==> flow/design.v <==
module segments_lut(input [4:0] score, output [13:0] segments);
    reg[13:0] seg;
    assign segments = seg;
    always @(score) begin
        case(score)
            5'd0  : seg = 14'b00000000111111;
            5'd1  : seg = 14'b00000000000011;
            5'd2  : seg = 14'b00000001101101;
            5'd3  : seg = 14'b00000001100111;
            5'd4  : seg = 14'b00000001010011;
            5'd5  : seg = 14'b00000001110110;
            5'd6  : seg = 14'b00000001111110;
            5'd7  : seg = 14'b00000000100011;
            5'd8  : seg = 14'b00000001111111;
            5'd9  : seg = 14'b00000001110111;
            5'd10 : seg = 14'b00000110111111;
            5'd11 : seg = 14'b00000110000011;
            5'd12 : seg = 14'b00000111101101;
            5'd13 : seg = 14'b00000111100111;
            5'd14 : seg = 14'b00000111010011;
            5'd15 : seg = 14'b00000111110110;
            5'd16 : seg = 14'b00000111111110;
            5'd17 : seg = 14'b00000110100011;
            5'd18 : seg = 14'b00000111111111;
            5'd19 : seg = 14'b00000111110111;
            5'd20 : seg = 14'b11011010111111;
            5'd21 : seg = 14'b11011010000011;
            5'd22 : seg = 14'b11011011101101;
            5'd23 : seg = 14'b11011011100111;
            5'd24 : seg = 14'b11011011010011;
            5'd25 : seg = 14'b11011011110110;
            5'd26 : seg = 14'b11011011111110;
            5'd27 : seg = 14'b11011010100011;
            5'd28 : seg = 14'b11011011111111;
            5'd29 : seg = 14'b11011011110111;
            5'd30 : seg = 14'b11001110111111;
            5'd31 : seg = 14'b11001110000011;
            default: seg = 7'b00000001111000;
        endcase
    end
endmodule
module video_encoder(input        clk, rst,
                                  bat_size,
                                  p1_win,
                                  p2_win,
                                  turn,
                                  start_state,
                     input [1:0]  mode,
                     input [4:0]  p1_score,
                                  p2_score,
                     input [9:0] p1_y,
                                  p2_y,
                                  ball_x,
                                  ball_y,
                                  x,
                                  y,
                     output       px_data);
    localparam LB = 20,     
               RB = 620,    
               TB = 20,     
               BB = 460,    
               thick = 6;  
    reg ML_ff , ML_nxt ,   
        FBL_ff, FBL_nxt,   
        FBR_ff, FBR_nxt,   
        SQ_ff , SQ_nxt ,   
        P1_ff , P1_nxt ,   
        P1F_ff, P1F_nxt,   
        P2_ff , P2_nxt ,   
        P2F_ff, P2F_nxt,   
        P2S_ff, P2S_nxt;   
    reg [5:0] size_ff, size_nxt;  
    wire [13:0] scl, scr;
    reg px_data_ff, px_data_nxt;
    assign px_data = px_data_ff;
    segments_lut segl(p1_score, scl);
    segments_lut segr(p2_score, scr);
    function automatic [2:0] column;
        input [9:0] tlx;
        input [6:0] size, size2, size3, size4, size5;
        begin
            if(x >= tlx && x < tlx + size) begin
                column = 0;
            end else
            if(x >= tlx + size && x < tlx + size2) begin
                column = 1;
            end else
            if(x >= tlx + size2 && x < tlx + size3) begin
                column = 2;
            end else
            if(x >= tlx + size3 && x < tlx + size4) begin
                column = 3;
            end else
            if(x >= tlx + size4 && x < tlx + size5) begin
                column = 4;
            end else column = 5;
        end
    endfunction
    function automatic letter_data;
        input [9:0] tlx, tly, x, y;
        input [4:0] letter;
        input [3:0] size;
        reg [0:29] seg;
        reg [6:0] size2, size3, size4, size5, size6;
        reg[2:0] col;
        letter_data = 1'b0;
        begin
            case(letter)
                5'd0  : seg = 30'b01110_10001_11111_10001_10001_10001;  
                5'd1  : seg = 30'b11110_10001_11110_10001_10001_11110;  
                5'd2  : seg = 30'b01110_10001_10000_10000_10001_01110;  
                5'd3  : seg = 30'b11110_10001_10001_10001_10001_11110;  
                5'd4  : seg = 30'b11111_10000_11100_10000_10000_11111;  
                5'd5  : seg = 30'b11111_10000_11100_10000_10000_10000;  
                5'd6  : seg = 30'b01110_10001_10000_10011_10001_01110;  
                5'd7  : seg = 30'b10001_10001_10001_11111_10001_10001;  
                5'd8  : seg = 30'b01110_00100_00100_00100_00100_01110;  
                5'd9  : seg = 30'b00010_00010_00010_00010_01010_00100;  
                5'd10 : seg = 30'b10001_10010_11100_10010_10001_10001;  
                5'd11 : seg = 30'b10000_10000_10000_10000_10000_11111;  
                5'd12 : seg = 30'b10001_11011_10101_10001_10001_10001;  
                5'd13 : seg = 30'b10001_11001_10101_10011_10001_10001;  
                5'd14 : seg = 30'b01110_10001_10001_10001_10001_01110;  
                5'd15 : seg = 30'b11110_10001_11110_10000_10000_10000;  
                5'd16 : seg = 30'b01100_10010_10010_10010_10010_01101;  
                5'd17 : seg = 30'b11110_10001_11110_10100_10010_10001;  
                5'd18 : seg = 30'b01111_10000_01110_00001_00001_11110;  
                5'd19 : seg = 30'b11111_00100_00100_00100_00100_00100;  
                5'd20 : seg = 30'b10001_10001_10001_10001_10001_01110;  
                5'd21 : seg = 30'b10001_10001_10001_01010_01010_00100;  
                5'd22 : seg = 30'b10001_10001_10001_10101_10101_01010;  
                5'd23 : seg = 30'b10001_01010_00100_01010_10001_10001;  
                5'd24 : seg = 30'b10001_01010_00100_00100_00100_00100;  
                5'd25 : seg = 30'b11111_00010_00100_01000_10000_11111;  
                5'd26 : seg = 30'b10000_10000_10000_10000_00000_10000;  
                5'd27 : seg = 30'b00100_01010_00010_00100_00000_00100;  
                5'd28 : seg = 30'b00000_00000_00000_00000_00000_00100;  
                5'd29 : seg = 30'b00000_00000_01110_00000_00000_00000;  
                5'd30 : seg = 30'b00100_01100_10100_00100_00100_00100;  
                5'd31 : seg = 30'b01110_10001_00010_00100_01000_11111;  
                default: seg = 30'b00000_00000_00000_00000_00000_00000;
            endcase
            size2 = size  + size;
            size3 = size2 + size;
            size4 = size3 + size;
            size5 = size4 + size;
            size6 = size5 + size;
            col = column(tlx, size, size2, size3, size4, size5);
            if(col != 5) begin
                if(y >= tly && y < tly + size ) begin
                    if(seg[col]) letter_data = 1'b1;
                end
                if(y >= tly + size  && y < tly + size2) begin
                    if(seg[5 + col]) letter_data = 1'b1;
                end
                if(y >= tly + size2 && y < tly + size3) begin
                    if(seg[10 + col]) letter_data = 1'b1;
                end
                if(y >= tly + size3 && y < tly + size4) begin
                    if(seg[15 + col]) letter_data = 1'b1;
                end
                if(y >= tly + size4 && y < tly + size5) begin
                    if(seg[20 + col]) letter_data = 1'b1;
                end
                if(y >= tly + size5 && y < tly + size6) begin
                    if(seg[25 + col]) letter_data = 1'b1;
                end
            end
        end
    endfunction
    always @* begin
        ML_nxt  = ML_ff ;
        FBL_nxt = FBL_ff;
        FBR_nxt = FBR_ff;
        SQ_nxt  = SQ_ff ;
        P1_nxt  = P1_ff ;
        P1F_nxt = P1F_ff;
        P2_nxt  = P2_ff ;
        P2F_nxt = P2F_ff;
        P2S_nxt = P2S_ff;
        size_nxt = size_ff;
        px_data_nxt = 1'b0;
        case(mode)
            2'b00 : begin  
                ML_nxt  = 1'b1;
                FBL_nxt = 1'b0;
                FBR_nxt = 1'b0;
                SQ_nxt  = 1'b0;
                P1_nxt  = 1'b1;
                P1F_nxt = 1'b0;
                P2_nxt  = 1'b1;
                P2F_nxt = 1'b0;
                P2S_nxt = 1'b0;
            end
            2'b01 : begin  
                ML_nxt  = 1'b1;
                FBL_nxt = 1'b1;
                FBR_nxt = 1'b1;
                SQ_nxt  = 1'b0;
                P1_nxt  = 1'b1;
                P1F_nxt = 1'b1;
                P2_nxt  = 1'b1;
                P2F_nxt = 1'b1;
                P2S_nxt = 1'b0;
            end
            2'b10 : begin  
                ML_nxt  = 1'b0;
                FBL_nxt = 1'b1;
                FBR_nxt = 1'b0;
                SQ_nxt  = 1'b1;
                P1_nxt  = 1'b0;
                P1F_nxt = 1'b1;
                P2_nxt  = 1'b0;
                P2F_nxt = 1'b0;
                P2S_nxt = 1'b1;
            end
            2'b11 : begin  
                ML_nxt  = 1'b0;
                FBL_nxt = 1'b1;
                FBR_nxt = 1'b0;
                SQ_nxt  = 1'b1;
                P1_nxt  = 1'b0;
                P1F_nxt = 1'b1;
                P2_nxt  = 1'b0;
                P2F_nxt = 1'b0;
                P2S_nxt = 1'b0;
            end
        endcase
        if(x >= LB && x < RB) begin
            if((y >= TB && y < TB + thick) || (y < BB && y >= BB - thick)) begin
                px_data_nxt = 1'b1;
            end
        end
        if(ML_ff) begin
            if(x >= 317 && x <= 323) begin
                if(   (y >= 36 && y < 46) ||
                      (y >= 56 && y < 66) ||
                      (y >= 76 && y < 86) ||
                    (y >=  96 && y < 106) ||
                    (y >= 116 && y < 126) ||
                    (y >= 136 && y < 146) ||
                    (y >= 156 && y < 166) ||
                    (y >= 176 && y < 186) ||
                    (y >= 196 && y < 206) ||
                    (y >= 216 && y < 226) ||
                    (y >= 235 && y < 245) ||
                    (y >= 254 && y < 264) ||
                    (y >= 274 && y < 284) ||
                    (y >= 294 && y < 304) ||
                    (y >= 314 && y < 324) ||
                    (y >= 334 && y < 344) ||
                    (y >= 354 && y < 364) ||
                    (y >= 374 && y < 384) ||
                    (y >= 394 && y < 404) ||
                    (y >= 414 && y < 424) ||
                    (y >= 434 && y < 444)
                ) begin
                    px_data_nxt = 1'b1;
                end
            end
        end
        if(FBL_ff) begin
            if(x >= LB && x < LB + thick) begin
                if((y >= TB && y < 130) || (y >= 350 && y < BB)) begin
                    px_data_nxt = 1'b1;
                end
            end
        end
        if(FBR_ff) begin
            if(x >= RB - thick && x < RB) begin
                if((y >= TB && y < 130) || (y >= 350 && y < BB)) begin
                    px_data_nxt = 1'b1;
                end
            end
        end
        if(SQ_ff) begin
            if(x >= LB && x < LB + thick) begin
                if(y >= 130 && y < 350) begin
                    px_data_nxt = 1'b1;
                end
            end
        end
        if(bat_size) begin
            size_nxt = 6'd15;
        end else begin
            size_nxt = 6'd25;
        end
        if(y >= p1_y - size_ff && y < p1_y + size_ff) begin
            if(P1_ff && x >= 40 && x < 46) begin
                px_data_nxt = 1'b1;
            end
            if(P1F_ff && x >= 484 && x < 490) begin
                px_data_nxt = 1'b1;
            end
        end
        if(y >= p2_y - size_ff && y < p2_y + size_ff) begin
            if(P2_ff && x >= 594 && x < 600) begin
                px_data_nxt = 1'b1;
            end
            if(P2F_ff && x >= 150 && x < 156) begin
                px_data_nxt = 1'b1;
            end
            if(P2S_ff && (x == 500 || x == 501 || x == 504 || x == 505)) begin
                px_data_nxt = 1'b1;
            end
        end
        if(x >= ball_x - 4 && x < ball_x + 4) begin
            if(y >= ball_y - 4 && y < ball_y + 4) begin
                px_data_nxt = 1'b1;
            end
        end
        if(x >= 282 && x < 300) begin
            if(y >= 50 && y <= 56) begin
                if(scl[5]) begin
                    px_data_nxt = 1'b1;
                end
            end
            if(y >= 62 && y <= 68) begin
                if(scl[6]) begin
                    px_data_nxt = 1'b1;
                end
            end
            if(y >= 74 && y <= 80) begin
                if(scl[2]) begin
                    px_data_nxt = 1'b1;
                end
            end
        end
        if(x >= 282 && x < 288) begin
            if(y >= 50 && y < 68) begin
                if(scl[4]) begin
                    px_data_nxt = 1'b1;
                end
            end
            if(y >= 62 && y < 80) begin
                if(scl[3]) begin
                    px_data_nxt = 1'b1;
                end
            end
        end
        if(x >= 294 && x < 300) begin
            if(y >= 50 && y < 68) begin
                if(scl[0]) begin
                    px_data_nxt = 1'b1;
                end
            end
            if(y >= 62 && y < 80) begin
                if(scl[1]) begin
                    px_data_nxt = 1'b1;
                end
            end
        end
        if(x >= 258 && x < 276) begin
            if(y >= 50 && y <= 56) begin
                if(scl[12]) begin
                    px_data_nxt = 1'b1;
                end
            end
            if(y >= 62 && y <= 68) begin
                if(scl[13]) begin
                    px_data_nxt = 1'b1;
                end
            end
            if(y >= 74 && y <= 80) begin
                if(scl[9]) begin
                    px_data_nxt = 1'b1;
                end
            end
        end
        if(x >= 258 && x < 264) begin
            if(y >= 50 && y < 68) begin
                if(scl[11]) begin
                    px_data_nxt = 1'b1;
                end
            end
            if(y >= 62 && y < 80) begin
                if(scl[10]) begin
                    px_data_nxt = 1'b1;
                end
            end
        end
        if(x >= 270 && x < 276) begin
            if(y >= 50 && y < 68) begin
                if(scl[7]) begin
                    px_data_nxt = 1'b1;
                end
            end
            if(y >= 62 && y < 80) begin
                if(scl[8]) begin
                    px_data_nxt = 1'b1;
                end
            end
        end
        if(x >= 340 && x < 358) begin
            if(y >= 50 && y <= 56) begin
                if(scr[12]) begin
                    px_data_nxt = 1'b1;
                end
            end
            if(y >= 62 && y <= 68) begin
                if(scr[13]) begin
                    px_data_nxt = 1'b1;
                end
            end
            if(y >= 74 && y <= 80) begin
                if(scr[9]) begin
                    px_data_nxt = 1'b1;
                end
            end
        end
        if(x >= 340 && x < 346) begin
            if(y >= 50 && y < 68) begin
                if(scr[11]) begin
                    px_data_nxt = 1'b1;
                end
            end
            if(y >= 62 && y < 80) begin
                if(scr[10]) begin
                    px_data_nxt = 1'b1;
                end
            end
        end
        if(x >= 352 && x < 358) begin
            if(y >= 50 && y < 68) begin
                if(scr[7]) begin
                    px_data_nxt = 1'b1;
                end
            end
            if(y >= 62 && y < 80) begin
                if(scr[8]) begin
                    px_data_nxt = 1'b1;
                end
            end
        end
        if(x >= 364 && x < 382) begin
            if(y >= 50 && y <= 56) begin
                if(scr[5]) begin
                    px_data_nxt = 1'b1;
                end
            end
            if(y >= 62 && y <= 68) begin
                if(scr[6]) begin
                    px_data_nxt = 1'b1;
                end
            end
            if(y >= 74 && y <= 80) begin
                if(scr[2]) begin
                    px_data_nxt = 1'b1;
                end
            end
        end
        if(x >= 364 && x < 370) begin
            if(y >= 50 && y < 68) begin
                if(scr[4]) begin
                    px_data_nxt = 1'b1;
                end
            end
            if(y >= 62 && y < 80) begin
                if(scr[3]) begin
                    px_data_nxt = 1'b1;
                end
            end
        end
        if(x >= 376 && x < 382) begin
            if(y >= 50 && y < 68) begin
                if(scr[0]) begin
                    px_data_nxt = 1'b1;
                end
            end
            if(y >= 62 && y < 80) begin
                if(scr[1]) begin
                    px_data_nxt = 1'b1;
                end
            end
        end
        if(mode == 2'b10) begin
            if(x >= 550  && x < 570 && y >= 50 && y < 70) px_data_nxt = letter_data(10'd550 , 10'd50, x, y, 5'd15, 4'd3);
            if(x >= 570  && x < 590 && y >= 50 && y < 70) begin
                if(!turn) begin
                    px_data_nxt = letter_data(10'd570 , 10'd50, x, y, 5'd30, 4'd3);
                end else begin
                    px_data_nxt = letter_data(10'd570 , 10'd50, x, y, 5'd31, 4'd3);
                end
            end                 
        end
        if(p1_win || p2_win) begin
            if(x >= 120 && x < 160 && y >= 190 && y < 240) px_data_nxt = letter_data(10'd120, 10'd190, x, y, 5'd24, 4'd6);
            if(x >= 160 && x < 200 && y >= 190 && y < 240) px_data_nxt = letter_data(10'd160, 10'd190, x, y, 5'd14, 4'd6);
            if(x >= 200 && x < 240 && y >= 190 && y < 240) px_data_nxt = letter_data(10'd200, 10'd190, x, y, 5'd20, 4'd6);
            if(p1_win) begin
                if(x >= 114 && x < 154 && y >= 240 && y < 290) px_data_nxt = letter_data(10'd114, 10'd240, x, y, 5'd22, 4'd6);
                if(x >= 154 && x < 194 && y >= 240 && y < 290) px_data_nxt = letter_data(10'd154, 10'd240, x, y, 5'd8,  4'd6);
                if(x >= 194 && x < 234 && y >= 240 && y < 290) px_data_nxt = letter_data(10'd194, 10'd240, x, y, 5'd13, 4'd6);
                if(x >= 234 && x < 274 && y >= 240 && y < 290) px_data_nxt = letter_data(10'd234, 10'd240, x, y, 5'd26, 4'd6);
            end else begin
                if(x >=  92 && x < 132 && y >= 240 && y < 290) px_data_nxt = letter_data(10'd92 , 10'd240, x, y, 5'd11, 4'd6);
                if(x >= 132 && x < 172 && y >= 240 && y < 290) px_data_nxt = letter_data(10'd132, 10'd240, x, y, 5'd14, 4'd6);
                if(x >= 172 && x < 212 && y >= 240 && y < 290) px_data_nxt = letter_data(10'd172, 10'd240, x, y, 5'd18, 4'd6);
                if(x >= 212 && x < 252 && y >= 240 && y < 290) px_data_nxt = letter_data(10'd212, 10'd240, x, y, 5'd4,  4'd6);
                if(x >= 252 && x < 292 && y >= 240 && y < 290) px_data_nxt = letter_data(10'd252, 10'd240, x, y, 5'd26, 4'd6);
            end
            if(mode != 2'b11) begin
                if(x >= 410 && x < 450 && y >= 190 && y < 240) px_data_nxt = letter_data(10'd410, 10'd190, x, y, 5'd24, 4'd6);
                if(x >= 450 && x < 490 && y >= 190 && y < 240) px_data_nxt = letter_data(10'd450, 10'd190, x, y, 5'd14, 4'd6);
                if(x >= 490 && x < 530 && y >= 190 && y < 240) px_data_nxt = letter_data(10'd490, 10'd190, x, y, 5'd20, 4'd6);
                if(p2_win) begin
                    if(x >= 404 && x < 444 && y >= 240 && y < 290) px_data_nxt = letter_data(10'd404, 10'd240, x, y, 5'd22, 4'd6);
                    if(x >= 444 && x < 484 && y >= 240 && y < 290) px_data_nxt = letter_data(10'd444, 10'd240, x, y, 5'd8,  4'd6);
                    if(x >= 484 && x < 524 && y >= 240 && y < 290) px_data_nxt = letter_data(10'd484, 10'd240, x, y, 5'd13, 4'd6);
                    if(x >= 524 && x < 564 && y >= 240 && y < 290) px_data_nxt = letter_data(10'd524, 10'd240, x, y, 5'd26, 4'd6);
                end else begin
                    if(x >= 382 && x < 422 && y >= 240 && y < 290) px_data_nxt = letter_data(10'd382, 10'd240, x, y, 5'd11, 4'd6);
                    if(x >= 422 && x < 462 && y >= 240 && y < 290) px_data_nxt = letter_data(10'd422, 10'd240, x, y, 5'd14, 4'd6);
                    if(x >= 462 && x < 502 && y >= 240 && y < 290) px_data_nxt = letter_data(10'd462, 10'd240, x, y, 5'd18, 4'd6);
                    if(x >= 502 && x < 542 && y >= 240 && y < 290) px_data_nxt = letter_data(10'd502, 10'd240, x, y, 5'd4,  4'd6);
                    if(x >= 542 && x < 582 && y >= 240 && y < 290) px_data_nxt = letter_data(10'd542, 10'd240, x, y, 5'd26, 4'd6);
                end
            end
        end
        if(start_state) begin
            if(x >= 70  && x < 85  && y >= 380 && y < 400) px_data_nxt = letter_data(10'd70 , 10'd380, x, y, 5'd15, 4'd2);
            if(x >= 85  && x < 100 && y >= 380 && y < 400) px_data_nxt = letter_data(10'd85 , 10'd380, x, y, 5'd17, 4'd2);
            if(x >= 100 && x < 115 && y >= 380 && y < 400) px_data_nxt = letter_data(10'd100, 10'd380, x, y, 5'd4 , 4'd2);
            if(x >= 115 && x < 130 && y >= 380 && y < 400) px_data_nxt = letter_data(10'd115, 10'd380, x, y, 5'd18, 4'd2);
            if(x >= 130 && x < 145 && y >= 380 && y < 400) px_data_nxt = letter_data(10'd130, 10'd380, x, y, 5'd18, 4'd2);
            if(x >= 160 && x < 175 && y >= 380 && y < 400) px_data_nxt = letter_data(10'd160, 10'd380, x, y, 5'd18, 4'd2);
            if(x >= 175 && x < 190 && y >= 380 && y < 400) px_data_nxt = letter_data(10'd175, 10'd380, x, y, 5'd19, 4'd2);
            if(x >= 190 && x < 205 && y >= 380 && y < 400) px_data_nxt = letter_data(10'd190, 10'd380, x, y, 5'd0 , 4'd2);
            if(x >= 205 && x < 220 && y >= 380 && y < 400) px_data_nxt = letter_data(10'd205, 10'd380, x, y, 5'd17, 4'd2);
            if(x >= 220 && x < 235 && y >= 380 && y < 400) px_data_nxt = letter_data(10'd220, 10'd380, x, y, 5'd19, 4'd2);
        end         
    end     
    always @(posedge clk or posedge rst) begin
        if(rst) begin
            ML_ff      <= 1'b0;
            FBL_ff     <= 1'b0;
            FBR_ff     <= 1'b0;
            SQ_ff      <= 1'b0;
            P1_ff      <= 1'b0;
            P1F_ff     <= 1'b0;
            P2_ff      <= 1'b0;
            P2F_ff     <= 1'b0;
            P2S_ff     <= 1'b0;
            size_ff    <= 6'd0;
            px_data_ff <= 1'b0;
        end else begin
            ML_ff      <= ML_nxt;
            FBL_ff     <= FBL_nxt;
            FBR_ff     <= FBR_nxt;
            SQ_ff      <= SQ_nxt;
            P1_ff      <= P1_nxt;
            P1F_ff     <= P1F_nxt;
            P2_ff      <= P2_nxt;
            P2F_ff     <= P2F_nxt;
            P2S_ff     <= P2S_nxt;
            size_ff    <= size_nxt;
            px_data_ff <= px_data_nxt;
        end
    end
endmodule
module color_module(
    input         clk, rst,
                  px_data,
                  enable,
    input   [1:0] mode,
    input  [9:0] x, y,
    output [29:0] color_data);
    reg [29:0] color_data_ff, color_data_nxt;
    assign color_data = color_data_ff;
    always @* begin
        color_data_nxt = color_data_ff;
        if(mode == 1'b00) begin  
            if(!px_data) begin
                color_data_nxt = 30'b1101000000_0101000000_0011000000;
            end else color_data_nxt = 30'b1111111111_1111111111_1111111111;
        end else if(mode == 1'b01) begin  
            if(!px_data) begin
                if(x > 0   && x <  80 ||
                   x > 160 && x < 240 ||
                   x > 320 && x < 400 ||
                   x > 480 && x < 560) begin
                    color_data_nxt = 30'b0010000000_1000000000_0010000000;
                   end else color_data_nxt = 30'b0000000000_0110000000_0000000000;
            end else color_data_nxt = 30'b1111111111_1111111111_1111111111;
        end else begin  
            if(!px_data) begin
                if(x % 10 == 0) begin  
                    color_data_nxt = 30'b1010000000_0110000000_0010000000;
                end else color_data_nxt = 30'b1100000000_1000000000_0100000000;  
                if((x/10)%2) begin  
                    if(y == 120 || y == 240 || y == 360) begin
                        color_data_nxt = 30'b1010000000_0110000000_0010000000;
                    end
                end else begin
                    if(y == 60 || y == 180 || y == 300 || y == 420) begin
                        color_data_nxt = 30'b1010000000_0110000000_0010000000;
                    end
                end
            end else color_data_nxt = 30'b1111111111_1111111111_1111111111;
        end
    end
    always @(posedge clk or posedge rst) begin
        if(rst) begin
            color_data_ff <= 30'b0000000000_0000000000_0000000000;
        end else if(enable) begin
            color_data_ff <= color_data_nxt;
        end else if(px_data) begin
            color_data_ff <= 30'b1111111111_1111111111_1111111111;
        end else begin
            color_data_ff <= 1'b0000000000_0000000000_0000000000;
        end
    end
endmodule
`timescale 1ns/1ns
module vga_controller(input clk, px_en, rst, input[29:0] px_data, output[9:0] px_h, px_v, 
                        output[9:0] RED, GRN, BLU, output HSYNC, VSYNC);
    reg hs_ff, hs_nxt, vs_ff, vs_nxt;
    reg[9:0] hcount_ff, hcount_nxt;
    reg[9:0] vcount_ff, vcount_nxt;
    wire[11:0] h_total = 12'd800, v_total = 12'd525;
    wire[9:0] h_data = 10'd640, v_data = 10'd480;
    wire[7:0] h_fp = 8'd16, h_bp = 8'd48, h_pw = 8'd96, v_fp = 8'd10, v_bp = 8'd33, v_pw = 8'd2;
    wire polarity = 1'b1;
    assign RED = (hcount_ff < h_data && vcount_ff < v_data) ? px_data[29:20] : 10'd0;
    assign GRN = (hcount_ff < h_data && vcount_ff < v_data) ? px_data[19:10] : 10'd0;
    assign BLU = (hcount_ff < h_data && vcount_ff < v_data) ? px_data[9:0]   : 10'd0;
    assign HSYNC = hs_ff;
    assign VSYNC = vs_ff;
    assign px_h = hcount_ff < h_data ? hcount_ff : 1'b0;
    assign px_v = vcount_ff < v_data ? vcount_ff : 1'b0;
    always @* begin
        hs_nxt = hs_ff;
        vs_nxt = vs_ff;
        hcount_nxt = hcount_ff + 10'd1;
        vcount_nxt = vcount_ff;
        if(hcount_ff == h_total - 1) begin
            hcount_nxt = 10'd0;
            vcount_nxt = vcount_ff + 10'd1;
        end
        if(hcount_ff == h_data + h_fp - 1) begin
            hs_nxt = !polarity;
        end
        if(hcount_ff == h_data + h_fp + h_pw - 1) begin
            hs_nxt = polarity;
        end
        if(vcount_ff == v_total - 1) begin
            vcount_nxt = 10'd0;
        end
        if(vcount_ff == v_data + v_fp - 1) begin
            vs_nxt = !polarity;
        end
        if(vcount_ff == v_data + v_fp + v_pw - 1) begin
            vs_nxt = polarity;
        end
    end
    always @(posedge clk or posedge rst) begin
        if(rst) begin
            hs_ff <= 1'b1;
            vs_ff <= 1'b1;
            hcount_ff <= 10'd0;
            vcount_ff <= 10'd0;
        end else if(px_en) begin
            hs_ff <= hs_nxt;
            vs_ff <= vs_nxt;
            hcount_ff <= hcount_nxt;
            vcount_ff <= vcount_nxt;
        end
    end
endmodule
module clk_divider(input clk, rst, output px_clk);
    reg px_clk_ff, px_clk_nxt;
    assign px_clk = px_clk_ff;
    always @* begin
        px_clk_nxt = ~px_clk_ff;
    end
    always @(posedge clk or posedge rst) begin
        if(rst) begin
            px_clk_ff <= 1'b0;
        end else begin
            px_clk_ff <= px_clk_nxt;
        end
    end
endmodule
module adc_reader(input clk, rst, input[8:0] adc, output sel, output[9:0] p1_y, p2_y);
    reg[9:0] p1_ff, p1_nxt, p2_ff, p2_nxt;
    reg sel_ff, sel_nxt;
    reg[4:0] counter_ff, counter_nxt;  
    assign p1_y = p1_ff;
    assign p2_y = p2_ff;
    assign sel = sel_ff;
    always @* begin
        sel_nxt = sel_ff;
        p1_nxt = p1_ff;
        p2_nxt = p2_ff;
        counter_nxt = counter_ff + 5'd1;
        if(!counter_ff) begin
            sel_nxt = sel_ff + 1'b1;  
            if(sel_ff) begin
                p2_nxt[8:0] = adc;
                p2_nxt[9] = 1'b0;
            end else begin
                p1_nxt[8:0] = adc;
                p1_nxt[9] = 1'b0;
            end
        end
    end
    always @(posedge clk or posedge rst) begin
        if(rst) begin
            p1_ff <= 9'd240;
            p2_ff <= 9'd240;
            sel_ff <= 1'b0;
            counter_ff <= 5'd1;
        end else begin
            p1_ff <= p1_nxt;
            p2_ff <= p2_nxt;
            sel_ff <= sel_nxt;
            counter_ff <= counter_nxt;
        end
    end
endmodule
module paddle_controller(input clk, rst, p, m, bat_size, output[9:0] p2_y);
    reg [3:0] counter_ff, counter_nxt;  
    reg [9:0] p2_ff, p2_nxt;
    assign p2_y = p2_ff;
    always @* begin
        p2_nxt = p2_ff;
        counter_nxt = counter_ff + 4'd1;
        if(!counter_ff) begin
            if(!p) begin
                p2_nxt = p2_ff + 10'd1;
            end
            if(!m) begin
                p2_nxt = p2_ff - 10'd1;
            end
        end
        if(bat_size) begin
            if(p2_ff < 10'd40)  p2_nxt = 10'd40;
            if(p2_ff > 10'd440) p2_nxt = 10'd440;
        end else begin
            if(p2_ff < 10'd50)  p2_nxt = 10'd50;
            if(p2_ff > 10'd430) p2_nxt = 10'd430;
        end
    end
    always @(posedge clk or posedge rst) begin
        if(rst) begin
            p2_ff <= 10'd240;
            counter_ff <= 4'd1;
        end else begin
            p2_ff <= p2_nxt;
            counter_ff <= counter_nxt;
        end
    end
endmodule
module heading_detect(input clk, rst, input [9:0] x, y, output xh, yh);
    reg xh_ff, xh_nxt, yh_ff, yh_nxt;
    reg [9:0] x_ff, x_nxt, y_ff, y_nxt;
    assign xh = xh_ff;
    assign yh = yh_ff;
    always @* begin
        x_nxt = x;
        y_nxt = y;
        if(x < x_ff)
            xh_nxt = 1'b0;
        else if(x > x_ff)
            xh_nxt = 1'b1;
        else  xh_nxt = xh_ff;
        if(y < y_ff)
            yh_nxt = 1'b0;
        else if(y > y_ff)
            yh_nxt = 1'b1;
        else  yh_nxt = yh_ff;
    end
    always @(posedge clk or posedge rst) begin
        if(rst) begin
            xh_ff <= 1'b1;
            yh_ff <= 1'b1;
            x_ff <= 10'd60;
            y_ff <= 10'd60;
        end else begin
            xh_ff <= xh_nxt;
            yh_ff <= yh_nxt;
            x_ff <= x_nxt;
            y_ff <= y_nxt;
        end
    end
endmodule
module auto_player(
    input clk, rst, en,
          turn, hit, wall,   
          start_state, 
          hard_mode,         
          xh, yh,            
    input [1:0] mode,        
    input [9:0] bx, by, py,  
    output p, m              
);
reg p_ff, p_nxt,  
    m_ff, m_nxt;  
reg [4:0] err_count_ff, err_count_nxt;
reg [5:0] error_ff, error_nxt;
reg wall_ff, wall_nxt;
assign p = p_ff;
assign m = m_ff;
always @* begin
    p_nxt = p_ff;
    m_nxt = m_ff;
    err_count_nxt = err_count_ff;
    error_nxt = error_ff;
    wall_nxt = wall_ff;
    if(!hard_mode) begin
        if(hit || (mode == 2'b10 && wall)) err_count_nxt = err_count_ff + 5'd1;
    end else err_count_nxt = 1'b0;
    if(start_state) begin
        wall_nxt = 1'b0;
    end
    if(wall) begin
        wall_nxt = 1'b1;
    end
    case(err_count_ff)
        5'd0  : error_nxt = 6'd0;
        5'd1  : error_nxt = 6'd5;
        5'd2  : error_nxt = 6'd26;
        5'd3  : error_nxt = 6'd29;
        5'd4  : error_nxt = 6'd0;
        5'd5  : error_nxt = 6'd30;
        5'd6  : error_nxt = 6'd26;
        5'd7  : error_nxt = 6'd28;
        5'd8  : error_nxt = 6'd5;
        5'd9  : error_nxt = 6'd7;
        5'd10 : error_nxt = 6'd40;
        5'd11 : error_nxt = 6'd26;
        5'd12 : error_nxt = 6'd24;
        5'd13 : error_nxt = 6'd19;
        5'd14 : error_nxt = 6'd29;
        5'd15 : error_nxt = 6'd26;
        5'd16 : error_nxt = 6'd31;
        5'd17 : error_nxt = 6'd5;
        5'd18 : error_nxt = 6'd28;
        5'd19 : error_nxt = 6'd31;
        5'd20 : error_nxt = 6'd27;
        5'd21 : error_nxt = 6'd0;
        5'd22 : error_nxt = 6'd17;
        5'd23 : error_nxt = 6'd31;
        5'd24 : error_nxt = 6'd26;
        5'd25 : error_nxt = 6'd27;
        5'd26 : error_nxt = 6'd26;
        5'd27 : error_nxt = 6'd28;
        5'd28 : error_nxt = 6'd31;
        5'd29 : error_nxt = 6'd34;
        5'd30 : error_nxt = 6'd8;
        5'd31 : error_nxt = 6'd26;
        default: error_nxt = 6'd0;
    endcase
    if((mode == 2'b00 && xh) || (mode == 2'b01 && wall_ff) || (mode == 2'b10 && turn)) begin  
            if(py < by - error_ff) begin
                p_nxt = 1'b0;
                m_nxt = 1'b1;
            end else if(py > by + error_ff) begin
                p_nxt = 1'b1;
                m_nxt = 1'b0;
            end else begin
                p_nxt = 1'b1;
                m_nxt = 1'b1;
            end
    end else begin  
        p_nxt = 1'b1;
        m_nxt = 1'b1; 
    end
end
always @(posedge clk or posedge rst) begin
    if(rst) begin
        p_ff <= 1'b0;
        m_ff <= 1'b0;
        err_count_ff <= 5'd0;
        error_ff <= 6'd0;
        wall_ff <= 1'b0;
    end else if(en) begin
        p_ff <= p_nxt;
        m_ff <= m_nxt;
        err_count_ff <= err_count_nxt;
        error_ff <= error_nxt;
        wall_ff <= wall_nxt;
    end else begin
        p_ff <= 1'b1;
        m_ff <= 1'b1;
    end
end
endmodule
module sound_output(input clk, rst, hit, wall, goal, output sound);
    reg hit_ff , wall_ff , goal_ff,
        hit_nxt, wall_nxt, goal_nxt,
        sound_ff, sound_nxt;
    reg [12:0] counter_ff, counter_nxt;  
    reg [5:0] pulse_ff, pulse_nxt;  
    assign sound = sound_ff;
    always @* begin
        counter_nxt = counter_ff + 13'd1;
        hit_nxt = hit_ff;
        wall_nxt = wall_ff;
        goal_nxt = goal_ff;
        sound_nxt = sound_ff;
        pulse_nxt = 6'd1;
        if(hit) hit_nxt = 1'b1;
        if(wall) wall_nxt = 1'b1;
        if(goal) goal_nxt = 1'b1;
        if(hit || wall || goal) counter_nxt = 13'b1;
        if(!counter_ff) begin
            hit_nxt = 1'b0;
            wall_nxt = 1'b0;
            goal_nxt = 1'b0;
        end
        if(hit_ff || wall_ff || goal_ff) begin
            pulse_nxt = pulse_ff + 6'd1;
            if(hit_ff) begin
                if(pulse_ff == 6'd25)
                    pulse_nxt = 6'd0;
            end
            if(wall_ff) begin
                if(pulse_ff == 6'd50)
                    pulse_nxt = 6'd0;
            end
            if(goal_ff) begin
                if(pulse_ff == 6'd13)
                    pulse_nxt = 6'd0;
            end
            if(!pulse_ff) begin
                sound_nxt = ~sound_ff;
            end
        end else sound_nxt = 1'b0;
    end
    always @(posedge clk or posedge rst) begin
        if(rst) begin
            counter_ff <= 13'd0;
            hit_ff <= 1'b0;
            wall_ff <= 1'b0;
            goal_ff <= 1'b0;
            sound_ff <= 1'b0;
            pulse_ff <= 6'd1;
        end else begin
            counter_ff <= counter_nxt;
            hit_ff <= hit_nxt;
            wall_ff <= wall_nxt;
            goal_ff <= goal_nxt;
            sound_ff <= sound_nxt;
            pulse_ff <= pulse_nxt;
        end
    end
endmodule
module game_controller( input clk, rst,     
                        input  [9:0] p1_in,        
                                      p2_in,       
                        input  [1:0]  mode,        
                                      max_score,   
                        input         ball_speed,  
                                      serve_type,  
                                      angle,       
                                      bat_size,    
                                      restart,     
                                      start,       
                        output        p1_win,      
                                      p2_win,      
                                      turn,        
                                      start_state, 
                                      hit,         
                                      wall,        
                                      goal,        
                        output [1:0]  mode_out,    
                        output [4:0]  p1_score,    
                                      p2_score,    
                        output [9:0]  ball_x,      
                                      ball_y);     
    localparam[1:0] START = 2'b00,
                    GAME  = 2'b01,
                    SERVE = 2'b10,
                    ENDG  = 2'b11;
    reg [1:0] state_ff, state_nxt;
    reg [1:0] mode_ff, mode_nxt;
    reg start_state_ff;
    reg hit_ff, hit_nxt, wall_ff, wall_nxt, goal_ff, goal_nxt;
    reg [9:0] x_ff, x_nxt, y_ff, y_nxt;  
    reg xh_ff, xh_nxt, yh_ff, yh_nxt;     
    reg [3:0] counter_ff, counter_nxt;   
    reg mini_counter_ff, mini_counter_nxt;
    reg ball_en_ff, ball_en_nxt;
    reg [4:0] rand_pos_ff, rand_pos_nxt;
    reg [1:0] move_counter_ff, move_counter_nxt;
    reg [4:0] p1_score_ff, p1_score_nxt, p2_score_ff, p2_score_nxt;  
    reg turn_ff, turn_nxt;  
    reg [4:0] win_score;
    reg win1_ff, win1_nxt, win2_ff, win2_nxt;
    reg [4:0] bat;
    assign mode_out = mode_ff;
    assign start_state = start_state_ff;
    assign hit = hit_ff;
    assign wall = wall_ff;
    assign goal = goal_ff;
    assign p1_win = win1_ff;
    assign p2_win = win2_ff;
    assign turn = turn_ff;
    assign p1_score = p1_score_ff;
    assign p2_score = p2_score_ff;
    assign ball_x = x_ff;
    assign ball_y = y_ff;
    function [1:0] angles;
        input [4:0] pos;
        case(pos)
            5'd0  : angles = 2'd0;
            5'd1  : angles = 2'd1;
            5'd2  : angles = 2'd2;
            5'd3  : angles = 2'd1;
            5'd4  : angles = 2'd2;
            5'd5  : angles = 2'd0;
            5'd6  : angles = 2'd0;
            5'd7  : angles = 2'd2;
            5'd8  : angles = 2'd1;
            5'd9  : angles = 2'd0;
            5'd10 : angles = 2'd1;
            5'd11 : angles = 2'd0;
            5'd12 : angles = 2'd1;
            5'd13 : angles = 2'd2;
            5'd14 : angles = 2'd2;
            5'd15 : angles = 2'd0;
            5'd16 : angles = 2'd2;
            5'd17 : angles = 2'd1;
            5'd18 : angles = 2'd2;
            5'd19 : angles = 2'd0;
            5'd20 : angles = 2'd0;
            5'd21 : angles = 2'd2;
            5'd22 : angles = 2'd1;
            5'd23 : angles = 2'd0;
            5'd24 : angles = 2'd1;
            5'd25 : angles = 2'd0;
            5'd26 : angles = 2'd2;
            5'd27 : angles = 2'd1;
            5'd28 : angles = 2'd1;
            5'd29 : angles = 2'd0;
            5'd30 : angles = 2'd0;
            5'd31 : angles = 2'd2;
            default : angles = 2'd0;
        endcase
    endfunction
    always @* begin
        state_nxt = state_ff;
        mode_nxt = mode_ff;
        hit_nxt = 1'b0;
        wall_nxt = 1'b0;
        goal_nxt = 1'b0;
        p1_score_nxt = p1_score_ff;
        p2_score_nxt = p2_score_ff;
        turn_nxt = turn_ff;
        win1_nxt = win1_ff;
        win2_nxt = win2_ff;
        counter_nxt = counter_ff + 4'd1;
        mini_counter_nxt = mini_counter_ff;
        move_counter_nxt = move_counter_ff;
        rand_pos_nxt = rand_pos_ff;
        x_nxt = x_ff;
        y_nxt = y_ff;
        xh_nxt = xh_ff;
        yh_nxt = yh_ff;
        ball_en_nxt = ball_en_ff;
        case(state_ff)
            START : begin
                mode_nxt = mode;
                p1_score_nxt = 5'b0;
                p2_score_nxt = 5'b0;
                win1_nxt = 1'b0;
                win2_nxt = 1'b0;
                x_nxt = 10'd60;
                y_nxt = 10'd60;
                xh_nxt = 1'b1;
                yh_nxt = 1'b1;
                ball_en_nxt = 1'b0;
                turn_nxt = 1'b0;
                if(start) state_nxt = GAME;
            end
            GAME  : begin
                ball_en_nxt = 1'b1;
            end
            SERVE : begin
                ball_en_nxt = 1'b0;
                if(p1_score_ff >= win_score || p2_score_ff >= win_score) begin
                    state_nxt = ENDG;
                    if(p1_score_ff > p2_score_ff)
                        win1_nxt = 1'b1;
                    else win2_nxt = 1'b1;
                end else if(serve_type) state_nxt = GAME;
            end
            ENDG  : begin
                ball_en_nxt = 1'b1;
                if(restart) state_nxt = START;
            end
        endcase
        if(!counter_ff) begin
            mini_counter_nxt = mini_counter_ff + 1'b1;
        end
        if((!mini_counter_ff || ball_speed) && !counter_ff && ball_en_ff) begin
            move_counter_nxt = move_counter_ff + 1'b1;
            if(xh_ff) begin  
                x_nxt = x_ff + 10'd1;
            end else begin
                x_nxt = x_ff - 10'd1;
            end
            if(!angle || move_counter_ff == angles(rand_pos_ff)) begin
                move_counter_nxt = 2'b00;
                if(yh_ff) begin
                    y_nxt = y_ff + 10'd1;
                end else begin
                    y_nxt = y_ff - 10'd1;
                end
            end
        end
        case(mode_ff)
            2'b00 : begin  
                if(x_ff <= 10'd15) begin
                    xh_nxt = 1'b1;
                    x_nxt = 10'd160;
                    p2_score_nxt = p2_score_ff + 5'd1;
                    if(state_ff == GAME) state_nxt = SERVE;
                    goal_nxt = 1'b1;
                end
                if(x_ff >= 10'd625) begin
                    xh_nxt = 1'b0;
                    x_nxt = 10'd480;
                    p1_score_nxt = p1_score_ff + 5'd1;
                    if(state_ff == GAME) state_nxt = SERVE;
                    goal_nxt = 1'b1;
                end
            end
            2'b01 : begin  
                if(x_ff <= 10'd30) begin
                    if(!(y_ff >= 10'd134 && y_ff <= 10'd344)) begin
                        xh_nxt = 1'b1;
                        x_nxt = 10'd31;
                        wall_nxt = 1'b1;
                    end else if(x_ff <= 10'd15) begin
                        xh_nxt = 1'b1;
                        x_nxt = 10'd160;
                        p2_score_nxt = p2_score_ff + 5'd1;
                        if(state_ff == GAME) state_nxt = SERVE;
                        goal_nxt = 1'b1;
                    end
                end
                if(x_ff >= 10'd610) begin
                    if(!(y_ff >= 10'd134 && y_ff <= 10'd344)) begin
                        xh_nxt = 1'b0;
                        x_nxt = 10'd609;
                        wall_nxt = 1'b1;
                    end else if(x_ff >= 10'd625) begin
                        xh_nxt = 1'b0;
                        x_nxt = 10'd480;
                        p1_score_nxt = p1_score_ff + 5'd1;
                        if(state_ff == GAME) state_nxt = SERVE;
                        goal_nxt = 1'b1;
                    end
                end
            end
            2'b10 : begin  
                if(x_ff <= 10'd30) begin
                    xh_nxt = 1'b1;
                    x_nxt = 10'd31;
                    rand_pos_nxt = rand_pos_ff + 2'd1;
                    wall_nxt = 1'b1;
                end
                if(x_ff >= 625) begin
                    x_nxt = 10'd100;
                    goal_nxt = 1'b1;
                    if(turn_ff) begin
                        p1_score_nxt = p1_score_ff + 5'd1;
                        if(state_ff == GAME) state_nxt = SERVE;
                    end else begin
                        p2_score_nxt = p2_score_ff + 5'd1;
                        if(state_ff == GAME) state_nxt = SERVE;
                    end
                end
            end
            2'b11 : begin  
                if(x_ff <= 10'd30) begin
                    xh_nxt = 1'b1;
                    x_nxt = 10'd31;
                    rand_pos_nxt = rand_pos_ff + 2'd1;
                    wall_nxt = 1'b1;
                end
                if(x_ff >= 10'd625) begin
                    x_nxt = 10'd100;
                    p2_score_nxt = p2_score_ff + 5'd1;
                    if(state_ff == GAME) state_nxt = SERVE;
                    goal_nxt = 1'b1;
                end
            end
        endcase
        if(mode_ff== 2'b00 || mode_ff== 2'b01) begin  
            if(x_ff >= 10'd40 && x_ff < 10'd49 && y_ff >= p1_in - 4 - bat && y_ff <= p1_in + 4 + bat) begin
                xh_nxt = 1'b1;
                x_nxt = 10'd50;
                rand_pos_nxt = rand_pos_ff + 2'd1;
                hit_nxt = 1'b1;
            end
            if(x_ff >= 10'd591 && x_ff < 10'd600 && y_ff >= p2_in - 4 - bat && y_ff <= p2_in + 4 + bat) begin
                xh_nxt = 1'b0;
                x_nxt = 10'd590;
                rand_pos_nxt = rand_pos_ff + 2'd1;
                hit_nxt = 1'b1;
            end
        end
        if(mode_ff== 2'b01) begin  
            if(x_ff >= 10'd484 && x_ff < 10'd494 && y_ff >= p1_in - 4 - bat && y_ff <= p1_in + 4 + bat) begin
                xh_nxt = 1'b1;
                x_nxt = 10'd495;
                rand_pos_nxt = rand_pos_ff + 2'd1;
                hit_nxt = 1'b1;
                if(y_ff < 10'd240) begin
                    yh_nxt = 1'b1;
                end else begin
                    yh_nxt = 1'b0;
                end
            end
            if(x_ff >= 10'd146 && x_ff < 10'd156 && y_ff >= p2_in - 4 - bat && y_ff <= p2_in + 4 + bat) begin
                xh_nxt = 1'b0;
                x_nxt = 10'd145;
                rand_pos_nxt = rand_pos_ff + 2'd1;
                hit_nxt = 1'b1;
                if(y_ff < 10'd240) begin
                    yh_nxt = 1'b1;
                end else begin
                    yh_nxt = 1'b0;
                end
            end
        end
        if(mode_ff== 2'b10) begin  
            if(x_ff >= 10'd496 && x_ff < 10'd506 && y_ff >= p2_in - 4 - bat && y_ff <= p2_in + 4 + bat && turn_ff) begin
                xh_nxt = 1'b0;
                x_nxt = 10'd479;
                rand_pos_nxt = rand_pos_ff + 2'd1;
                turn_nxt = turn_ff + 1'b1;
                hit_nxt = 1'b1;
            end
        end
        if(mode_ff== 2'b10 || mode_ff== 2'b11) begin  
            if(x_ff >= 10'd480 && x_ff < 10'd490 && y_ff >= p1_in - 4 - bat && y_ff <= p1_in + 4 + bat && !turn_ff) begin
                xh_nxt = 1'b0;
                x_nxt = 10'd479;
                rand_pos_nxt = rand_pos_ff + 2'd1;
                if(mode == 2'b10) turn_nxt = turn_ff + 1'b1;
                if(mode_ff== 2'b11) begin
                    p1_score_nxt = p1_score_ff + 5'd1;
                    if(p1_score_ff >= max_score) state_nxt = SERVE;
                end
                hit_nxt = 1'b1;
            end
        end
        if(y_ff <= 10'd30) begin
            yh_nxt = 1'b1;
            y_nxt = 10'd31;
            wall_nxt = 1'b1;
        end
        if(y_ff >= 10'd450) begin
            yh_nxt = 1'b0;
            y_nxt = 10'd445;
            wall_nxt = 1'b1;
        end
    end
    always @(posedge clk or posedge rst) begin
        if(rst) begin 
            state_ff <= START;
            mode_ff <= 2'b00;
            start_state_ff <= 1'b0;
            hit_ff <= 1'b0;
            wall_ff <= 1'b0;
            goal_ff <= 1'b0;
            p1_score_ff <= 5'd0;
            p2_score_ff <= 5'd0;
            turn_ff <= 1'b0;
            win_score <= 5'd10;
            win1_ff <= 1'b0;
            win2_ff <= 1'b0;
            counter_ff <= 4'd1;
            mini_counter_ff <= 1'b1;
            move_counter_ff <= 1'b1;
            rand_pos_ff <= 5'd0;
            x_ff <= 10'd60;
            y_ff <= 10'd60;
            xh_ff <= 1'b1;
            yh_ff <= 1'b1;
            ball_en_ff <= 1'b0;
            bat <= 5'd25;
        end else begin
            state_ff <= state_nxt;
            mode_ff <= mode_nxt;
            if(state_ff != ENDG) begin
                p1_score_ff <= p1_score_nxt;
                p2_score_ff <= p2_score_nxt;
            end
            if(state_ff == START)
                start_state_ff <= 1'b1;
            else start_state_ff <= 1'b0;
            if(state_ff != ENDG) begin
                hit_ff <= hit_nxt;
                wall_ff <= wall_nxt;
                goal_ff <= goal_nxt;
            end else begin
                hit_ff <= 1'b0;
                wall_ff <= 1'b0;
                goal_ff <= 1'b0;
            end
            win1_ff <= win1_nxt;
            win2_ff <= win2_nxt;
            turn_ff <= turn_nxt;
            counter_ff <= counter_nxt;
            mini_counter_ff <= mini_counter_nxt;
            move_counter_ff <= move_counter_nxt;
            rand_pos_ff <= rand_pos_nxt;
            x_ff <= x_nxt;
            y_ff <= y_nxt;
            xh_ff <= xh_nxt;
            yh_ff <= yh_nxt;
            ball_en_ff <= ball_en_nxt;
            if(bat_size) begin
                bat <= 5'd15;
            end else begin
                bat <= 5'd25;
            end
            case(max_score)
            2'b00 : win_score <= 5'd10;
            2'b01 : win_score <= 5'd15;
            2'b10 : win_score <= 5'd20;
            2'b11 : win_score <= 5'd30;
        endcase
        end
    end
endmodule
module top(input clk, rst, ball_speed, serve_type, angle, bat_size, restart, start, en_color, auto, hard_mode, input[3:0] mode, max_score, input[8:0] adc, output sel, size, output sound, output [9:0] RED, GRN, BLU, output HSYNC, VSYNC, px_clk, blank);
    wire [9:0] x, y, p1_y, p2_y, bx, by;
    reg [9:0] p2_y_ff;
    wire px_data_out;
    wire [29:0] px_data_in;
    wire [4:0] score1, score2;
    wire p1_win, p2_win, turn, start_state, hit, wall, goal;
    wire p2p, p2m, xh, yh;
    wire [1:0] game_mode;
    reg[1:0] mode_in, score_in;
    wire [9:0] ap2_y, pp2_y;
    assign blank = 1'b1;
    assign size = bat_size;
    assign p2_y = p2_y_ff;
    always @(posedge clk) begin
        if(auto) p2_y_ff <= ap2_y;
        else p2_y_ff <= pp2_y;
    end
    always @(posedge clk or posedge rst) begin
        if(rst) begin
            mode_in <= 2'b00;
            score_in <= 2'b00;
        end else begin
        if(mode[0]) mode_in <= 2'b00;
        if(mode[1]) mode_in <= 2'b01;
        if(mode[2]) mode_in <= 2'b10;
        if(mode[3]) mode_in <= 2'b11;
        if(max_score[0]) score_in <= 2'b00;
        if(max_score[1]) score_in <= 2'b01;
        if(max_score[2]) score_in <= 2'b10;
        if(max_score[3]) score_in <= 2'b11;
        end
    end
    paddle_controller pctrl(clk, rst, p2p, p2m, bat_size, ap2_y);
    heading_detect heading_detect(clk, rst, bx, by, xh, yh);
    auto_player auto_player(clk, rst, auto, turn, hit, wall, start_state, hard_mode, xh, yh, game_mode, bx, by, ap2_y, p2p, p2m);
    adc_reader adc_reader(clk, rst, adc, sel, p1_y, pp2_y);
    clk_divider clk_divider(clk, rst, px_clk);
    sound_output sound_output(clk, rst, hit, wall, goal, sound);
    game_controller game_controller(clk, rst, p1_y, p2_y, mode_in, score_in, ball_speed, serve_type, angle, bat_size, restart, start, p1_win, p2_win, turn, start_state, hit, wall, goal, game_mode, score1, score2, bx, by);
    video_encoder video_encoder(clk, rst, bat_size, p1_win, p2_win, turn, start_state, game_mode, score1, score2, p1_y, p2_y, bx, by, x, y, px_data_out);
    color_module color_module(clk, rst, px_data_out, en_color, game_mode, x, y, px_data_in);
    vga_controller vga_controller(clk, ~px_clk, rst, px_data_in, x, y, RED, GRN, BLU, HSYNC, VSYNC);
endmodule
---- Reports on top ----
What the tools print for top, step after step.
Lines are those of the file above, counted from 1.
Library cell names are shortened.
The mark n/a stands for no value.
set-up
  top ..................................... top
  clock input ............................. clk
  standard-cell library ................... sky130hd
  corner .................................. tt_025C_1v80

---- Elaborated design ----
Counts by Yosys on the flattened word-level netlist (proc, flatten, opt, wreduce; memories kept). Register bits leave out memories and registers merged into their read ports (data or address). Print and check cells are left out.
Yosys's memory passes give these memory sizes; they may raise the number of words (mostly to a power of two), join words into wider ones and drop unused or constant bits.
bit counts
  bits in registers ....................... 224
  latch bits .............................. 0
  bits in writable memories ............... 0
  bits in read-only memories .............. 1088
  clocked read ports x word width ......... 6
  memory cells ............................ 4
  input bits .............................. 28
  output and inout port bits .............. 37
  elaborated cells ........................ 3178
memory list
  name             depth  width  rd ports  wr ports  RTL line  RTL
  (no name shown)  32     13     1         0         5
  (no name shown)  32     13     1         0         5
  (no name shown)  32     6      1         0         819       case(err_count_ff)
  (no name shown)  32     2      1         0         1006      case(pos)
operators by class
  add/subtract/negate cells ............... 446
  multiply operators ...................... 0
  divide/modulo/power cells ............... 2
  $lt $le $gt $ge ......................... 516
  equal/unequal tests ..................... 75
  shift-type cells ........................ 222
  muxes and demuxes ....................... 1408
  bitwise gates (word level) .............. 4
  reduce/logical cells .................... 444
operators by type and width
  cell                                                   number
  indexed select 30 x 32 -> 1 bit                        222
  subtractor 5 x 32 -> 32 bit (first input constant)     185
  two-way mux 30 bit                                     113
  two-way mux 1 bit                                      903
  >= comparator 10 x 8 -> 1 bit (second input constant)  83
  < comparator 10 x 8 -> 1 bit (second input constant)   83
  < comparator 10 x 9 -> 1 bit (second input constant)   76
  two-way mux 3 bit                                      250
  >= comparator 10 x 9 -> 1 bit (second input constant)  74
  adder 5 x 3 -> 6 bit (first input constant)            74
  two-way mux 10 bit                                     43
  >= comparator 10 x 7 -> 1 bit (second input constant)  39
  < comparator 10 x 7 -> 1 bit (second input constant)   38
  adder 4 x 3 -> 5 bit (first input constant)            74
  logical AND 1 bit                                      358
  < comparator 10 bit (second input constant)            34
  >= comparator 10 bit (second input constant)           31
  subtractor 5 x 3 -> 6 bit (first input constant)       37
  adder 3 x 3 -> 4 bit (first input constant)            37
  two-way mux 5 bit                                      29
  >= comparator 10 x 32 -> 1 bit                         4
  divider 10 x 4 -> 32 bit (second input constant)       1
  modulo 10 x 4 -> 32 bit (second input constant)        1
  != test 3 bit (second input constant)                  37
  >= comparator 10 x 6 -> 1 bit (second input constant)  11
  < comparator 10 x 6 -> 1 bit (second input constant)   9
  equality test 10 x 9 -> 1 bit (second input constant)  9
  two-way mux 29 bit                                     3
Other operator kinds: 78; their cells: 259.

---- Depth ----
Longest topological path by Yosys (ltp), each cell counted once; first at word level (registers and memories cut), then after technology mapping (sequential cells cut; the memories' decode and read muxes count).
depth
  depth in word-level cells ............... 153
  ABC_AREA ................................ 0
  gate-level depth with buffers ........... 27
  gate-level depth less buffers ........... 22

---- After synthesis ----
Source: synth_stat.txt of the flow (Yosys; design flattened, memories mapped). It holds for the ABC_AREA given above (unset counts as 0); a run with the other value may have another netlist.
synthesis totals
  mapped cells ............................ 6914
  cell area after synthesis ............... 51361.8 um^2
  area of sequential cells ................ 5127.4 um^2
  flip-flops .............................. 205
  buffers ................................. 340
cell types
  cell type  number  area in all (um^2)
  ha_1       865     1.08E+04
  dfrtp_1    157     3.93E+03
  o21ai_0    452     2262.17
  a21oi_1    422     2.11E+03
  nand2_1    548     2.06E+03
  nor2_1     534     2E+03
  xnor2_1    205     1.8E+03
  inv_1      469     1.76E+03
  mux2i_1    160     1.6E+03
  nand3_1    253     1.27E+03
  dfstp_2    38      998.458
  nor3_1     196     980.941
  xor2_1     107     937.149
  mux2_2     76      855.821
  a31oi_1    129     807.024
  clkbuf_1   214     803.27
  nand2b_1   116     725.696
  o211ai_1   91      683.155
Other cell types: 105; their cells: 1882.
The figures by module come from a second, unflattened synthesis with its own total; it is not the netlist above.
second synthesis, totals
  cell total of the unflattened synthesis .. 5173
  area total of the unflattened synthesis .. 40538.9 um^2
Rows give one instance, submodules left out.
modules
  module             times used  cells  area (um^2)  sequential area (um^2)
  video_encoder      1           2830   20433.3      225.2
  game_controller    1           986    7926.4       1621.6
  color_module       1           347    2558.7       250.2
  auto_player        1           255    2135.8       350.3
  vga_controller     1           189    1652.8       553.0
  sound_output       1           119    1197.4       576.8
  heading_detect     1           93     1067.3       563.0
  paddle_controller  1           117    1057.3       356.6
  adc_reader         1           60     963.4        611.8
  segments_lut       2           67     481.7        0.0
  top                1           40     550.5        300.3
  clk_divider        1           3      32.5         25.0

---- Worst setup path after synthesis ----
OpenSTA on the mapped netlist: ideal clock, no wires. The path of least setup slack (recovery checks aside). Input and output delay are each 20% of the period. Register names are those of the netlist, which keeps one name where synthesis merged equal registers.
timing path post-synthesis
  path type ............................... reg2reg
  start ................................... reg vga_controller.hcount_ff[6]
  end ..................................... reg video_encoder.px_data_ff
  clock period ............................ 10.0 ns
  library setup time ...................... 0.076 ns
  launch time at the first pin ............ 0.000 ns
  arrival time ............................ 5.403 ns
  required time ........................... 9.924 ns
  slack ................................... 4.521 ns
  delay of the path ....................... 5.479 ns
  driving pins on the path ................ 24
  buffers on the path ..................... 2
  synthesis period reached ................ 5.479 ns
"delay of the path" is the arrival time less input delay plus setup time.
"driving pins on the path": output pins that drive a net of the path, with the launching flip-flop's if there is one; two outputs of one cell count as two.
"synthesis period reached" = period - worst setup slack (recovery checks aside). The figure is calculated, with input and output delays left at 20% of the set period.
Between the ends stands the longest chain of elaborated cells between them, by number of cells; it is not shown to be the way that was timed. Of several equally long chains one is given.
A line is the first line of the expression or statement that the cell stems from. Yosys adds cells for indexed reads and writes and turns some case tables into memories.
between the ends, post-synthesis
  cell sequence ........................... dfrtp_1 buf_2 buf_6 or3b_1 o2111ai_2 a21oi_2 nor2_1 inv_1 ha_1 ha_1 ha_1 and3b_1 a2111oi_0 a211oi_1 or4_1 o311ai_0 o21ai_0 and3_1 a41oi_1 a2111oi_1 and2_1 a22oi_1 a22oi_1 o21ai_1
  length of the longest elaborated chain .. 134
  elaborated cells between the ends (all ways) .. 2463
  classes of those cells .................. add/sub: 407; compare: 351; eq/ne: 41; shift: 222; mux: 1171; reduce/logical: 271
RTL lines, path post-synthesis
  what                           RTL line  RTL
  from (decl)                    618       reg[9:0] hcount_ff, hcount_nxt;
  from (assign)                  660       hcount_ff <= 10'd0;
  from (assign)                  665       hcount_ff <= hcount_nxt;
  < comparator 10 bit            629       assign px_h = hcount_ff < h_data ? hcount_ff : 1'b0;
  two-way mux 10 bit             629
  >= comparator 10 x 5 -> 1 bit  229       if(x >= LB && x < RB) begin
  logical AND 1 bit              229
  two-way mux 1 bit              229
  two-way mux 1 bit              236       if(   (y >= 36 && y < 46) ||
  two-way mux 1 bit              235       if(x >= 317 && x <= 323) begin
  [... 120 more ...]             n/a
  two-way mux 1 bit              525       if(x >= 130 && x < 145 && y >= 380 && y < 400) px_data_nxt = letter_data(10'd130, 10'd380, x, y, 5'd18, 4'd2);
  two-way mux 1 bit              526       if(x >= 160 && x < 175 && y >= 380 && y < 400) px_data_nxt = letter_data(10'd160, 10'd380, x, y, 5'd18, 4'd2);
  two-way mux 1 bit              527       if(x >= 175 && x < 190 && y >= 380 && y < 400) px_data_nxt = letter_data(10'd175, 10'd380, x, y, 5'd19, 4'd2);
  two-way mux 1 bit              528       if(x >= 190 && x < 205 && y >= 380 && y < 400) px_data_nxt = letter_data(10'd190, 10'd380, x, y, 5'd0 , 4'd2);
  two-way mux 1 bit              529       if(x >= 205 && x < 220 && y >= 380 && y < 400) px_data_nxt = letter_data(10'd205, 10'd380, x, y, 5'd17, 4'd2);
  two-way mux 1 bit              530       if(x >= 220 && x < 235 && y >= 380 && y < 400) px_data_nxt = letter_data(10'd220, 10'd380, x, y, 5'd19, 4'd2);
  two-way mux 1 bit              520       if(start_state) begin
  to (assign)                    545       px_data_ff <= 1'b0;
  to (assign)                    557       px_data_ff <= px_data_nxt;
  to (decl)                      74        reg px_data_ff, px_data_nxt;

---- Timing after layout ----
Path of least setup slack in the final report of run A (OpenROAD, finished layout, wires in). Where an end is a register, its clock arrival counts in the times.
timing path after layout
  path type ............................... reg2reg
  start ................................... reg vga_controller.hcount_ff[3]
  end ..................................... reg video_encoder.px_data_ff
  clock period ............................ 12.6 ns
  library setup time ...................... 0.14 ns
  launch time at the first pin ............ 0.60 ns
  arrival time ............................ 8.98 ns
  required time ........................... 13.06 ns
  slack ................................... 4.08 ns
  driving pins on the path ................ 24
  buffers on the path ..................... 2
Between the ends stands the longest chain of elaborated cells between them, by number of cells; it is not shown to be the way that was timed. Of several equally long chains one is given.
between the ends, after layout
  cell sequence ........................... dfrtp_2 buf_4 nand4_1 nor2_1 or3_1 inv_1 a2111oi_2 buf_4 inv_1 ha_1 inv_1 ha_1 mux2_2 a31oi_1 o21ai_0 a221oi_1 o21a_1 o22ai_1 o311ai_0 a311oi_1 nand3_1 a22oi_1 a22oi_1 o21ai_1
  length of the longest elaborated chain .. 134
  elaborated cells between the ends (all ways) .. 2463
  classes of those cells .................. add/sub: 407; compare: 351; eq/ne: 41; shift: 222; mux: 1171; reduce/logical: 271
RTL lines, path after layout
  what                           RTL line  RTL
  from (decl)                    618       reg[9:0] hcount_ff, hcount_nxt;
  from (assign)                  660       hcount_ff <= 10'd0;
  from (assign)                  665       hcount_ff <= hcount_nxt;
  < comparator 10 bit            629       assign px_h = hcount_ff < h_data ? hcount_ff : 1'b0;
  two-way mux 10 bit             629
  >= comparator 10 x 5 -> 1 bit  229       if(x >= LB && x < RB) begin
  logical AND 1 bit              229
  two-way mux 1 bit              229
  two-way mux 1 bit              236       if(   (y >= 36 && y < 46) ||
  two-way mux 1 bit              235       if(x >= 317 && x <= 323) begin
  [... 120 more ...]             n/a
  two-way mux 1 bit              525       if(x >= 130 && x < 145 && y >= 380 && y < 400) px_data_nxt = letter_data(10'd130, 10'd380, x, y, 5'd18, 4'd2);
  two-way mux 1 bit              526       if(x >= 160 && x < 175 && y >= 380 && y < 400) px_data_nxt = letter_data(10'd160, 10'd380, x, y, 5'd18, 4'd2);
  two-way mux 1 bit              527       if(x >= 175 && x < 190 && y >= 380 && y < 400) px_data_nxt = letter_data(10'd175, 10'd380, x, y, 5'd19, 4'd2);
  two-way mux 1 bit              528       if(x >= 190 && x < 205 && y >= 380 && y < 400) px_data_nxt = letter_data(10'd190, 10'd380, x, y, 5'd0 , 4'd2);
  two-way mux 1 bit              529       if(x >= 205 && x < 220 && y >= 380 && y < 400) px_data_nxt = letter_data(10'd205, 10'd380, x, y, 5'd17, 4'd2);
  two-way mux 1 bit              530       if(x >= 220 && x < 235 && y >= 380 && y < 400) px_data_nxt = letter_data(10'd220, 10'd380, x, y, 5'd19, 4'd2);
  two-way mux 1 bit              520       if(start_state) begin
  to (assign)                    545       px_data_ff <= 1'b0;
  to (assign)                    557       px_data_ff <= px_data_nxt;
  to (decl)                      74        reg px_data_ff, px_data_nxt;

==> runs of top <==
Record of 2 stored runs of the RTL-to-layout flow on top, platform sky130hd. The runs are unordered. Constraints: input delay and output delay 20% of the set period each, output load 0.01 pF.
"worst setup path time (ns)" is the time allowed to the run's worst setup path (the clock period less input and output delay, where it has them) less its slack. Clock arrival times count: a late capture clock shortens it, a late launch clock lengthens it.
By "finish__power__total" is meant OpenSTA's value without simulated activity: inputs other than the clock are taken to toggle once in ten clock periods, and the tool carries that through the logic.

Flow files of run A
==> flow/run.sh <==
#!/bin/bash
# the make line also repeats the synthesis and layout settings of config.mk as NAME=value (left out here)
make -C /OpenROAD-flow-scripts/flow DESIGN_CONFIG=/design/flow/config.mk WORK_HOME=/design/flow/orfs CLKGATE_MAP_FILE= finish
==> flow/config.mk <==
export PLATFORM = sky130hd
export DESIGN_NAME = top
export DESIGN_NICKNAME = top
export VERILOG_FILES = /design/flow/design.v
export SDC_FILE = /design/flow/constraint.sdc
export NUM_CORES = 4
export LEC_CHECK = 0
export ABC_AREA = 0
export CAP_MARGIN = 20
export CELL_PAD_IN_SITES_GLOBAL_PLACEMENT = 0
export CORE_MARGIN = 2
export CORE_UTILIZATION = 18
export CTS_CLUSTER_DIAMETER = 172
export CTS_CLUSTER_SIZE = 13
export HOLD_SLACK_MARGIN = 0.11
export MIN_ROUTING_LAYER = met2
export PLACE_DENSITY_LB_ADDON = 0.26
export SETUP_SLACK_MARGIN = 2.82
export SLEW_MARGIN = 20
==> flow/constraint.sdc <==
create_clock -name core_clock -period 12.6 [get_ports {clk}]
set_input_delay 2.5200 -clock core_clock [delete_from_list [all_inputs] [get_ports {clk}]]
set_output_delay 2.5200 -clock core_clock [all_outputs]
set_load 0.01 [all_outputs]

report of run A
yosys chip area after synthesis (um^2): 51361.8
finish__design__die__area: 289632.0
finish__design__instance__area__stdcell: 57321.2
finish__timing__setup__ws: 4.082
finish__timing__setup__tns: 0.000
finish__timing__hold__ws: 0.441
finish__power__total: 2.450e-03
worst setup path time (ns): 8.52
worst setup path kind: reg2reg

Flow files of run B
==> flow/run.sh <==
#!/bin/bash
# the make line also repeats the synthesis and layout settings of config.mk as NAME=value (left out here)
make -C /OpenROAD-flow-scripts/flow DESIGN_CONFIG=/design/flow/config.mk WORK_HOME=/design/flow/orfs CLKGATE_MAP_FILE= finish
==> flow/config.mk <==
export PLATFORM = sky130hd
export DESIGN_NAME = top
export DESIGN_NICKNAME = top
export VERILOG_FILES = /design/flow/design.v
export SDC_FILE = /design/flow/constraint.sdc
export NUM_CORES = 4
export LEC_CHECK = 0
export CAP_MARGIN = 20
export CELL_PAD_IN_SITES_DETAIL_PLACEMENT = 2
export CORE_MARGIN = 2
export CORE_UTILIZATION = 17
export CTS_CLUSTER_SIZE = 70
export GPL_TIMING_DRIVEN = 0
export MAX_ROUTING_LAYER = met5
export SLEW_MARGIN = 30
==> flow/constraint.sdc <==
create_clock -name core_clock -period 13.3 [get_ports {clk}]
set_input_delay 2.6600 -clock core_clock [delete_from_list [all_inputs] [get_ports {clk}]]
set_output_delay 2.6600 -clock core_clock [all_outputs]
set_load 0.01 [all_outputs]

report of run B
yosys chip area after synthesis (um^2): 51361.8
finish__design__die__area: 306539.0
finish__design__instance__area__stdcell: 58775.1
finish__timing__setup__ws: 4.142
finish__timing__setup__tns: 0.000
finish__timing__hold__ws: 0.420
finish__power__total: 2.666e-03
worst setup path time (ns): 9.16
worst setup path kind: reg2reg
